==> flow/design.v <==
module tb_dp #(
    parameter BHT_ENTERIES    = 128,
    parameter BTB_ENTERIES    = 32,
    parameter INSTR_SIZE_BYTE = 4
) 
(
    clk,
    rst_n,
    in_fetch_pc,
    in_fetch_nop,
    in_exe_pc,
    in_exe_nop,
    in_exe_branch_taken,
    in_exe_branch_offset,
    out_pc_offset,
    out_fetch_branch_taken
);
input clk;
input rst_n;
input in_fetch_nop;
input [INSTR_SIZE_BYTE*8-1 :0] in_fetch_pc;
input in_exe_nop;
input [INSTR_SIZE_BYTE*8-1 :0] in_exe_pc;
input in_exe_branch_taken;
input [INSTR_SIZE_BYTE*8-1 :0] in_exe_branch_offset;
output [INSTR_SIZE_BYTE*8-1 :0] out_pc_offset;
output out_fetch_branch_taken;
reg [1:0] bht_entry [0:BHT_ENTERIES-1];
reg [INSTR_SIZE_BYTE*8-1 :0] btb_entry [0:BTB_ENTERIES-1];
reg [24:0] btb_tag [0:BTB_ENTERIES-1];
assign out_pc_offset = btb_entry[in_fetch_pc[6:2]];
assign out_fetch_branch_taken = bht_entry[in_fetch_pc[8:2]][1]&&(btb_tag[in_fetch_pc[6:2]]==in_fetch_pc[31:7]);
always@(posedge clk or negedge rst_n) begin
    if(rst_n) begin
        if(!in_exe_nop) begin
            if(in_exe_branch_taken) begin
                bht_entry[in_exe_pc[8:2]]  <= (bht_entry[in_exe_pc[8:2]]==2'b11) ? bht_entry[in_exe_pc[8:2]] : bht_entry[in_exe_pc[8:2]] + 1'b1   ;
                btb_entry[in_exe_pc[6:2]]  <=  in_exe_branch_offset;
                btb_tag[in_exe_pc[6:2]]    <=  in_exe_pc[31:7];
            end
            else if(!in_exe_branch_taken) begin
                bht_entry[in_exe_pc[8:2]]  <= (bht_entry[in_exe_pc[8:2]]==2'b00) ? bht_entry[in_exe_pc[8:2]] : bht_entry[in_exe_pc[8:2]] - 1'b1   ;
            end
        end
    end
    else if(!rst_n) begin
        bht_entry[0]  <=   0 ;bht_entry[1]  <=   0 ;bht_entry[2]  <=   0 ;bht_entry[3]  <=   0 ;bht_entry[4]  <=   0 ;bht_entry[5]  <=   0 ;bht_entry[6]  <=   0 ;bht_entry[7]  <=   0 ;bht_entry[8]  <=   0 ;bht_entry[9]  <=   0 ;
        bht_entry[10]  <=   0 ;bht_entry[11]  <=   0 ;bht_entry[12]  <=   0 ;bht_entry[13]  <=   0 ;bht_entry[14]  <=   0 ;bht_entry[15]  <=   0 ;bht_entry[16]  <=   0 ;bht_entry[17]  <=   0 ;bht_entry[18]  <=   0 ;bht_entry[19]  <=   0 ;
        bht_entry[20]  <=   0 ;bht_entry[21]  <=   0 ;bht_entry[22]  <=   0 ;bht_entry[23]  <=   0 ;bht_entry[24]  <=   0 ;bht_entry[25]  <=   0 ;bht_entry[26]  <=   0 ;bht_entry[27]  <=   0 ;bht_entry[28]  <=   0 ;bht_entry[29]  <=   0 ;
        bht_entry[30]  <=   0 ;bht_entry[31]  <=   0 ;bht_entry[32]  <=   0 ;bht_entry[33]  <=   0 ;bht_entry[34]  <=   0 ;bht_entry[35]  <=   0 ;bht_entry[36]  <=   0 ;bht_entry[37]  <=   0 ;bht_entry[38]  <=   0 ;bht_entry[39]  <=   0 ;
        bht_entry[40]  <=   0 ;bht_entry[41]  <=   0 ;bht_entry[42]  <=   0 ;bht_entry[43]  <=   0 ;bht_entry[44]  <=   0 ;bht_entry[45]  <=   0 ;bht_entry[46]  <=   0 ;bht_entry[47]  <=   0 ;bht_entry[48]  <=   0 ;bht_entry[49]  <=   0 ;
        bht_entry[50]  <=   0 ;bht_entry[51]  <=   0 ;bht_entry[52]  <=   0 ;bht_entry[53]  <=   0 ;bht_entry[54]  <=   0 ;bht_entry[55]  <=   0 ;bht_entry[56]  <=   0 ;bht_entry[57]  <=   0 ;bht_entry[58]  <=   0 ;bht_entry[59]  <=   0 ;
        bht_entry[60]  <=   0 ;bht_entry[61]  <=   0 ;bht_entry[62]  <=   0 ;bht_entry[63]  <=   0 ;bht_entry[64]  <=   0 ;bht_entry[65]  <=   0 ;bht_entry[66]  <=   0 ;bht_entry[67]  <=   0 ;bht_entry[68]  <=   0 ;bht_entry[69]  <=   0 ;
        bht_entry[70]  <=   0 ;bht_entry[71]  <=   0 ;bht_entry[72]  <=   0 ;bht_entry[73]  <=   0 ;bht_entry[74]  <=   0 ;bht_entry[75]  <=   0 ;bht_entry[76]  <=   0 ;bht_entry[77]  <=   0 ;bht_entry[78]  <=   0 ;bht_entry[79]  <=   0 ;
        bht_entry[80]  <=   0 ;bht_entry[81]  <=   0 ;bht_entry[82]  <=   0 ;bht_entry[83]  <=   0 ;bht_entry[84]  <=   0 ;bht_entry[85]  <=   0 ;bht_entry[86]  <=   0 ;bht_entry[87]  <=   0 ;bht_entry[88]  <=   0 ;bht_entry[89]  <=   0 ;
        bht_entry[90]  <=   0 ;bht_entry[91]  <=   0 ;bht_entry[92]  <=   0 ;bht_entry[93]  <=   0 ;bht_entry[94]  <=   0 ;bht_entry[95]  <=   0 ;bht_entry[96]  <=   0 ;bht_entry[97]  <=   0 ;bht_entry[98]  <=   0 ;bht_entry[99]  <=   0 ;
        bht_entry[100]  <=   0 ;bht_entry[101]  <=   0 ;bht_entry[102]  <=   0 ;bht_entry[103]  <=   0 ;bht_entry[104]  <=   0 ;bht_entry[105]  <=   0 ;bht_entry[106]  <=   0 ;bht_entry[107]  <=   0 ;bht_entry[108]  <=   0 ;bht_entry[109]  <=   0 ;
        bht_entry[110]  <=   0 ;bht_entry[111]  <=   0 ;bht_entry[112]  <=   0 ;bht_entry[113]  <=   0 ;bht_entry[114]  <=   0 ;bht_entry[115]  <=   0 ;bht_entry[116]  <=   0 ;bht_entry[117]  <=   0 ;bht_entry[118]  <=   0 ;bht_entry[119]  <=   0 ;
        bht_entry[120]  <=   0 ;bht_entry[121]  <=   0 ;bht_entry[122]  <=   0 ;bht_entry[123]  <=   0 ;bht_entry[124]  <=   0 ;bht_entry[125]  <=   0 ;bht_entry[126]  <=   0 ;bht_entry[127]  <=   0 ;
        btb_entry[0]  <=   0;
        btb_tag[0]    <=   0;
        btb_entry[1]  <=   0;
        btb_tag[1]    <=   0;
        btb_entry[2]  <=   0;
        btb_tag[2]    <=   0;
        btb_entry[3]  <=   0;
        btb_tag[3]    <=   0;
        btb_entry[4]  <=   0;
        btb_tag[4]    <=   0;
        btb_entry[5]  <=   0;
        btb_tag[5]    <=   0;
        btb_entry[6]  <=   0;
        btb_tag[6]    <=   0;
        btb_entry[7]  <=   0;
        btb_tag[7]    <=   0;
        btb_entry[8]  <=   0;
        btb_tag[8]    <=   0;
        btb_entry[9]  <=   0;
        btb_tag[9]    <=   0;
        btb_entry[10]  <=   0;
        btb_tag[10]    <=   0;
        btb_entry[11]  <=   0;
        btb_tag[11]    <=   0;
        btb_entry[12]  <=   0;
        btb_tag[12]    <=   0;
        btb_entry[13]  <=   0;
        btb_tag[13]    <=   0;
        btb_entry[14]  <=   0;
        btb_tag[14]    <=   0;
        btb_entry[15]  <=   0;
        btb_tag[15]    <=   0;
        btb_entry[16]  <=   0;
        btb_tag[16]    <=   0;
        btb_entry[17]  <=   0;
        btb_tag[17]    <=   0;
        btb_entry[18]  <=   0;
        btb_tag[18]    <=   0;
        btb_entry[19]  <=   0;
        btb_tag[19]    <=   0;
        btb_entry[20]  <=   0;
        btb_tag[20]    <=   0;
        btb_entry[21]  <=   0;
        btb_tag[21]    <=   0;
        btb_entry[22]  <=   0;
        btb_tag[22]    <=   0;
        btb_entry[23]  <=   0;
        btb_tag[23]    <=   0;
        btb_entry[24]  <=   0;
        btb_tag[24]    <=   0;
        btb_entry[25]  <=   0;
        btb_tag[25]    <=   0;
        btb_entry[26]  <=   0;
        btb_tag[26]    <=   0;
        btb_entry[27]  <=   0;
        btb_tag[27]    <=   0;
        btb_entry[28]  <=   0;
        btb_tag[28]    <=   0;
        btb_entry[29]  <=   0;
        btb_tag[29]    <=   0;
        btb_entry[30]  <=   0;
        btb_tag[30]    <=   0;
        btb_entry[31]  <=   0;
        btb_tag[31]    <=   0;
    end
end
endmodule
--- tool output ---
======== Reports on tb_dp ========
Tool output for the design above before and after an edit, in the order of the flow.
Lines under "original" count in the file above, lines under "edited" in the edited file.
"difference": "edited" minus "original" as printed here. "relative change": 100 x difference / "original".
Library cell names are shortened.
A cell with - has no value.
set-up
  top module .............................. tb_dp
  clock input ............................. clk
  standard-cell library ................... sky130hd
  corner .................................. tt_025C_1v80

======== Diff ========
Unified diff, file above to edited file.
The edited RTL no longer does the same as the RTL above: the edit was made by script, with no optimisation intended.
begin of diff
@@ -13,5 +13,5 @@
     in_exe_branch_taken,
     in_exe_branch_offset,
-    out_pc_offset,
+    out_pc_offset_out,
     out_fetch_branch_taken
 );
@@ -24,6 +24,10 @@
 input in_exe_branch_taken;
 input [INSTR_SIZE_BYTE*8-1 :0] in_exe_branch_offset;
-output [INSTR_SIZE_BYTE*8-1 :0] out_pc_offset;
+output [INSTR_SIZE_BYTE*8-1 :0] out_pc_offset_out;
 output out_fetch_branch_taken;
+wire [INSTR_SIZE_BYTE*8-1 :0] out_pc_offset;
+reg [INSTR_SIZE_BYTE*8-1 :0] out_pc_offset_r;
+always @(posedge clk) out_pc_offset_r <= out_pc_offset;
+assign out_pc_offset_out = out_pc_offset_r;
 reg [1:0] bht_entry [0:BHT_ENTERIES-1];
 reg [INSTR_SIZE_BYTE*8-1 :0] btb_entry [0:BTB_ENTERIES-1];
end of diff

======== After elaboration ========
Source: Yosys, flattened and elaborated. Widths are those after wreduce. Registers that Yosys merges into a memory's read port (data or address) are not register bits. Print and check cells do not count. Equal cells are merged and count once.
operators by class
  what                   original  edited  difference  relative change (%)
  add/sub/neg operators  2         2       0           0.00
  equal/unequal tests    318       318     0           0.00
  multiplexer cells      395       395     0           0.00
  bitwise operators      1         1       0           0.00
  reduce/logical cells   166       166     0           0.00
Unchanged operator kinds not shown: 28.
bit counts
  what                         original  edited  difference  relative change (%)
  flip-flop bits (word level)  2,080     2,112   +32         +1.54
  bits of input ports          101       101     0           0.00
  word-level cells             1,074     1,075   +1          +0.09

======== Longest topological paths ========
Depth = most cells in a row (Yosys ltp): at word level without a register or memory, in the mapped netlist without a sequential cell, where the memories' decode and read muxes count.
logic depth
  what                           original  edited  difference  relative change (%)
  word-level depth               8         8       0           0.00
  ABC_AREA                       0         0       -           -
  depth in mapped cells          15        16      +1          +6.67
  gate-level depth less buffers  9         9       0           0.00

======== Mapped cells and area ========
The flow's flattened synthesis, as Yosys stat reports it; memories are mapped. The netlist is that of the ABC_AREA named above (0 if unset); the other value can give another one.
cells by type
  cell type  original  edited  difference  relative change (%)
  nand2_1    669       426     -243        -36.32
  o21ai_0    310       182     -128        -41.29
  a21oi_1    107       226     +119        +111.21
  a31oi_1    17        115     +98         +576.47
  and3_1     126       220     +94         +74.60
  clkbuf_1   362       454     +92         +25.41
  o31ai_1    6         63      +57         +950.00
  nand3_1    169       116     -53         -31.36
  nor2_1     144       185     +41         +28.47
  nand4_1    103       71      -32         -31.07
  dfxtp_1    0         32      +32         -
  a2111oi_0  43        74      +31         +72.09
  o31ai_2    0         30      +30         -
  buf_1      253       238     -15         -5.93
  a22oi_1    702       690     -12         -1.71
  a222oi_1   19        7       -12         -63.16
  clkbuf_2   11        0       -11         -100.00
  a22o_1     40        31      -9          -22.50
Unchanged cell types not shown: 9.
Not every row of either side is listed.
synthesis totals
  what                                original  edited    difference  relative change (%)
  cell count                          7,590     7,671     +81         +1.07
  synthesis area (um^2)               93,124.3  94,783.4  +1,659.1    +1.78
  sequential part of the area (um^2)  52,049.9  52,690.5  +640.6      +1.23
  flip-flop cells                     2,080     2,112     +32         +1.54
  buffer cells                        713       786       +73         +10.24

======== Worst setup path after synthesis ========
OpenSTA on the mapped netlist: ideal clock, no wires. The path of least setup slack (recovery checks aside). Input and output delay are each 20% of the period. Register names are those of the netlist, which keeps one name where synthesis merged equal registers.
path after synthesis
  what                           original                            edited                              difference  relative change (%)
  path type                      input to output                     input to output                     -           -
  start                          input port in_fetch_pc[4]           input port in_fetch_pc[5]           -           -
  end                            output port out_fetch_branch_taken  output port out_fetch_branch_taken  -           -
  clock period (ns)              10.0                                10.0                                0.0         0.00
  input delay (ns)               2.000                               2.000                               0.000       0.00
  external output delay (ns)     2.000                               2.000                               0.000       0.00
  data arrival time (ns)         4.704                               4.507                               -0.197      -4.19
  required time (ns)             8.000                               8.000                               0.000       0.00
  path slack (ns)                3.296                               3.493                               +0.197      -
  path delay (ns)                2.704                               2.507                               -0.197      -7.29
  driving pins on the path       11                                  13                                  +2          +18.18
  buffers on the path            3                                   4                                   +1          +33.33
  synthesis period reached (ns)  6.704                               6.507                               -0.197      -2.94
"path delay" = arrival - input delay + setup time.
A path that ends at an output port has no setup time.
"driving pins on the path": output pins that drive a net of the path, with the launching flip-flop's if there is one; two outputs of one cell count as two.
"synthesis period reached" = period - worst setup slack (recovery checks aside). The figure is calculated, with input and output delays left at 20% of the set period.
The rows between start and end are the longest chain of elaborated cells between them; the timing report does not say that the signal goes this way. Where chains are equally long, one stands for them.
A line is the first line of the expression or statement that the cell stems from. Yosys adds cells for indexed reads and writes and turns some case tables into memories.
on the way, after synthesis, original
  cell sequence ........................... buf_6 > or3b_2 > nor2_1 > clkbuf_1 > clkbuf_1 > a222oi_1 > nand4_1 > o22ai_1 > xnor2_1 > or4_1 > nor4_1
  cells in the longest elaborated chain ... 4
  elaborated cells between the ends (all ways) .. 164
  those cells by class .................... 159 x eq/ne; 2 x mux; 3 x reduce/logical
ends and longest elaborated chain, after synthesis, original
  what                                    RTL line  source
  start, declared                         21        input [INSTR_SIZE_BYTE*8-1 :0] in_fetch_pc;
  5-bit == test                           32        assign out_fetch_branch_taken = bht_entry[in_fetch_pc[8:2]][1]&&(btb_tag[in_fetch_pc[6:2]]==in_fetch_pc[31:7]) ...
  25-bit parallel mux with 32-bit select  32
  25-bit == test                          32
  1-bit logical AND                       32
  end, declared                           27        output out_fetch_branch_taken;
on the way, after synthesis, edited
  cell sequence ........................... clkbuf_1 > or3b_2 > clkbuf_1 > nor2_1 > clkbuf_1 > clkbuf_1 > a22oi_1 > nand4_1 > nor3_1 > a21oi_1 > xor2_1 > nor4_1 > and4b_1
  cells in the longest elaborated chain ... 4
  elaborated cells between the ends (all ways) .. 164
  those cells by class .................... 159 x eq/ne; 2 x mux; 3 x reduce/logical
ends and longest elaborated chain, after synthesis, edited
  what                                    RTL line  source
  start, declared                         21        input [INSTR_SIZE_BYTE*8-1 :0] in_fetch_pc;
  5-bit == test                           36        assign out_fetch_branch_taken = bht_entry[in_fetch_pc[8:2]][1]&&(btb_tag[in_fetch_pc[6:2]]==in_fetch_pc[31:7]) ...
  25-bit parallel mux with 32-bit select  36
  25-bit == test                          36
  1-bit logical AND                       36
  end, declared                           27        output out_fetch_branch_taken;

======== Path in the finished layout ========
Path of least setup slack in the final report of each run of set A (OpenROAD, finished layout, wires in). Where an end is a register, its clock arrival counts in the times.
path after layout
  what                        original                            edited                              difference  relative change (%)
  path type                   input to output                     input to output                     -           -
  start                       input port in_fetch_pc[6]           input port in_fetch_pc[3]           -           -
  end                         output port out_fetch_branch_taken  output port out_fetch_branch_taken  -           -
  clock period (ns)           10.0                                10.0                                0.0         0.00
  input delay (ns)            2.00                                2.00                                0.00        0.00
  external output delay (ns)  2.00                                2.00                                0.00        0.00
  data arrival time (ns)      7.55                                7.11                                -0.44       -5.83
  required time (ns)          8.00                                8.00                                0.00        0.00
  path slack (ns)             0.45                                0.89                                +0.44       -
  driving pins on the path    13                                  12                                  -1          -7.69
  buffers on the path         4                                   3                                   -1          -25.00
The rows between start and end are the longest chain of elaborated cells between them; the timing report does not say that the signal goes this way. Where chains are equally long, one stands for them.
on the way, after layout, original
  cell sequence ........................... clkbuf_4 > or3b_1 > nor2_4 > buf_4 > a22oi_1 > nand2_1 > nor4_1 > a31oi_1 > xor2_1 > or4_1 > nor4_2 > buf_4 > clkdlybuf4s50_1
  cells in the longest elaborated chain ... 4
  elaborated cells between the ends (all ways) .. 164
  those cells by class .................... 159 x eq/ne; 2 x mux; 3 x reduce/logical
ends and longest elaborated chain, after layout, original
  what                                    RTL line  source
  start, declared                         21        input [INSTR_SIZE_BYTE*8-1 :0] in_fetch_pc;
  5-bit == test                           32        assign out_fetch_branch_taken = bht_entry[in_fetch_pc[8:2]][1]&&(btb_tag[in_fetch_pc[6:2]]==in_fetch_pc[31:7]) ...
  25-bit parallel mux with 32-bit select  32
  25-bit == test                          32
  1-bit logical AND                       32
  end, declared                           27        output out_fetch_branch_taken;
on the way, after layout, edited
  cell sequence ........................... buf_2 > or2_2 > nor2_4 > buf_4 > a22oi_1 > nand4_1 > nor4_1 > o32a_1 > nand3_1 > nor4_1 > and4b_1 > clkdlybuf4s50_1
  cells in the longest elaborated chain ... 4
  elaborated cells between the ends (all ways) .. 164
  those cells by class .................... 159 x eq/ne; 2 x mux; 3 x reduce/logical
ends and longest elaborated chain, after layout, edited
  what                                    RTL line  source
  start, declared                         21        input [INSTR_SIZE_BYTE*8-1 :0] in_fetch_pc;
  5-bit == test                           36        assign out_fetch_branch_taken = bht_entry[in_fetch_pc[8:2]][1]&&(btb_tag[in_fetch_pc[6:2]]==in_fetch_pc[31:7]) ...
  25-bit parallel mux with 32-bit select  36
  25-bit == test                          36
  1-bit logical AND                       36
  end, declared                           27        output out_fetch_branch_taken;

======== Layout results ========
Both versions went through the flow (Yosys, OpenROAD) with the same settings in each pair. Constraints: input delay and output delay 20% of the set period each, output load 0.01 pF.
flow settings, set A
  CORE_UTILIZATION ........................ 30
  SETUP_SLACK_MARGIN ...................... 0.5
  period_ns ............................... 10.0
  CAP_MARGIN .............................. 20
  CORE_MARGIN ............................. 2
  SLEW_MARGIN ............................. 20
results, set A
  what                                   original   edited     difference  relative change (%)
  netlist area reported by Yosys (um^2)  93,124.3   94,783.4   +1,659.1    +1.78
  total die area (um^2)                  314,889.0  320,458.0  +5,569.0    +1.77
  std-cell area (final layout) (um^2)    107,466.0  108,692.0  +1,226.0    +1.14
  setup slack of the worst path (ns)     0.451      0.889      +0.438      -
  total power of the final layout (W)    0.021045   0.021276   +0.000231   +1.10
  period achieved (ns)                   9.549      9.111      -0.438      -4.59
flow settings, set B
  CAP_MARGIN .............................. 0
  CELL_PAD_IN_SITES_DETAIL_PLACEMENT ...... 2
  CELL_PAD_IN_SITES_GLOBAL_PLACEMENT ...... 3
  CORE_UTILIZATION ........................ 39
  CTS_CLUSTER_SIZE ........................ 64
  HOLD_SLACK_MARGIN ....................... -0.01
  MAX_ROUTING_LAYER ....................... met5
  MIN_ROUTING_LAYER ....................... met1
  PLACE_DENSITY_LB_ADDON .................. 0.17
  SETUP_SLACK_MARGIN ...................... 1.73
  SLEW_MARGIN ............................. 25
  TNS_END_PERCENT ......................... 50
  period_ns ............................... 15.3
  CORE_MARGIN ............................. 2
results, set B
  what                                   original   edited     difference  relative change (%)
  netlist area reported by Yosys (um^2)  93,124.3   94,783.4   +1,659.1    +1.78
  total die area (um^2)                  242,704.0  246,994.0  +4,290.0    +1.77
  std-cell area (final layout) (um^2)    105,785.0  107,355.0  +1,570.0    +1.48
  setup slack of the worst path (ns)     2.307      3.377      +1.070      -
  total power of the final layout (W)    0.013713   0.014205   +0.000492   +3.59
  period achieved (ns)                   12.993     11.923     -1.070      -8.24
"period achieved" = clock period - worst setup slack. The figure is calculated, with input and output delays left at 20% of the set period.
"total power of the final layout" rests on the timing tool's default activity at the inputs, not on a simulated workload.
--- end ---
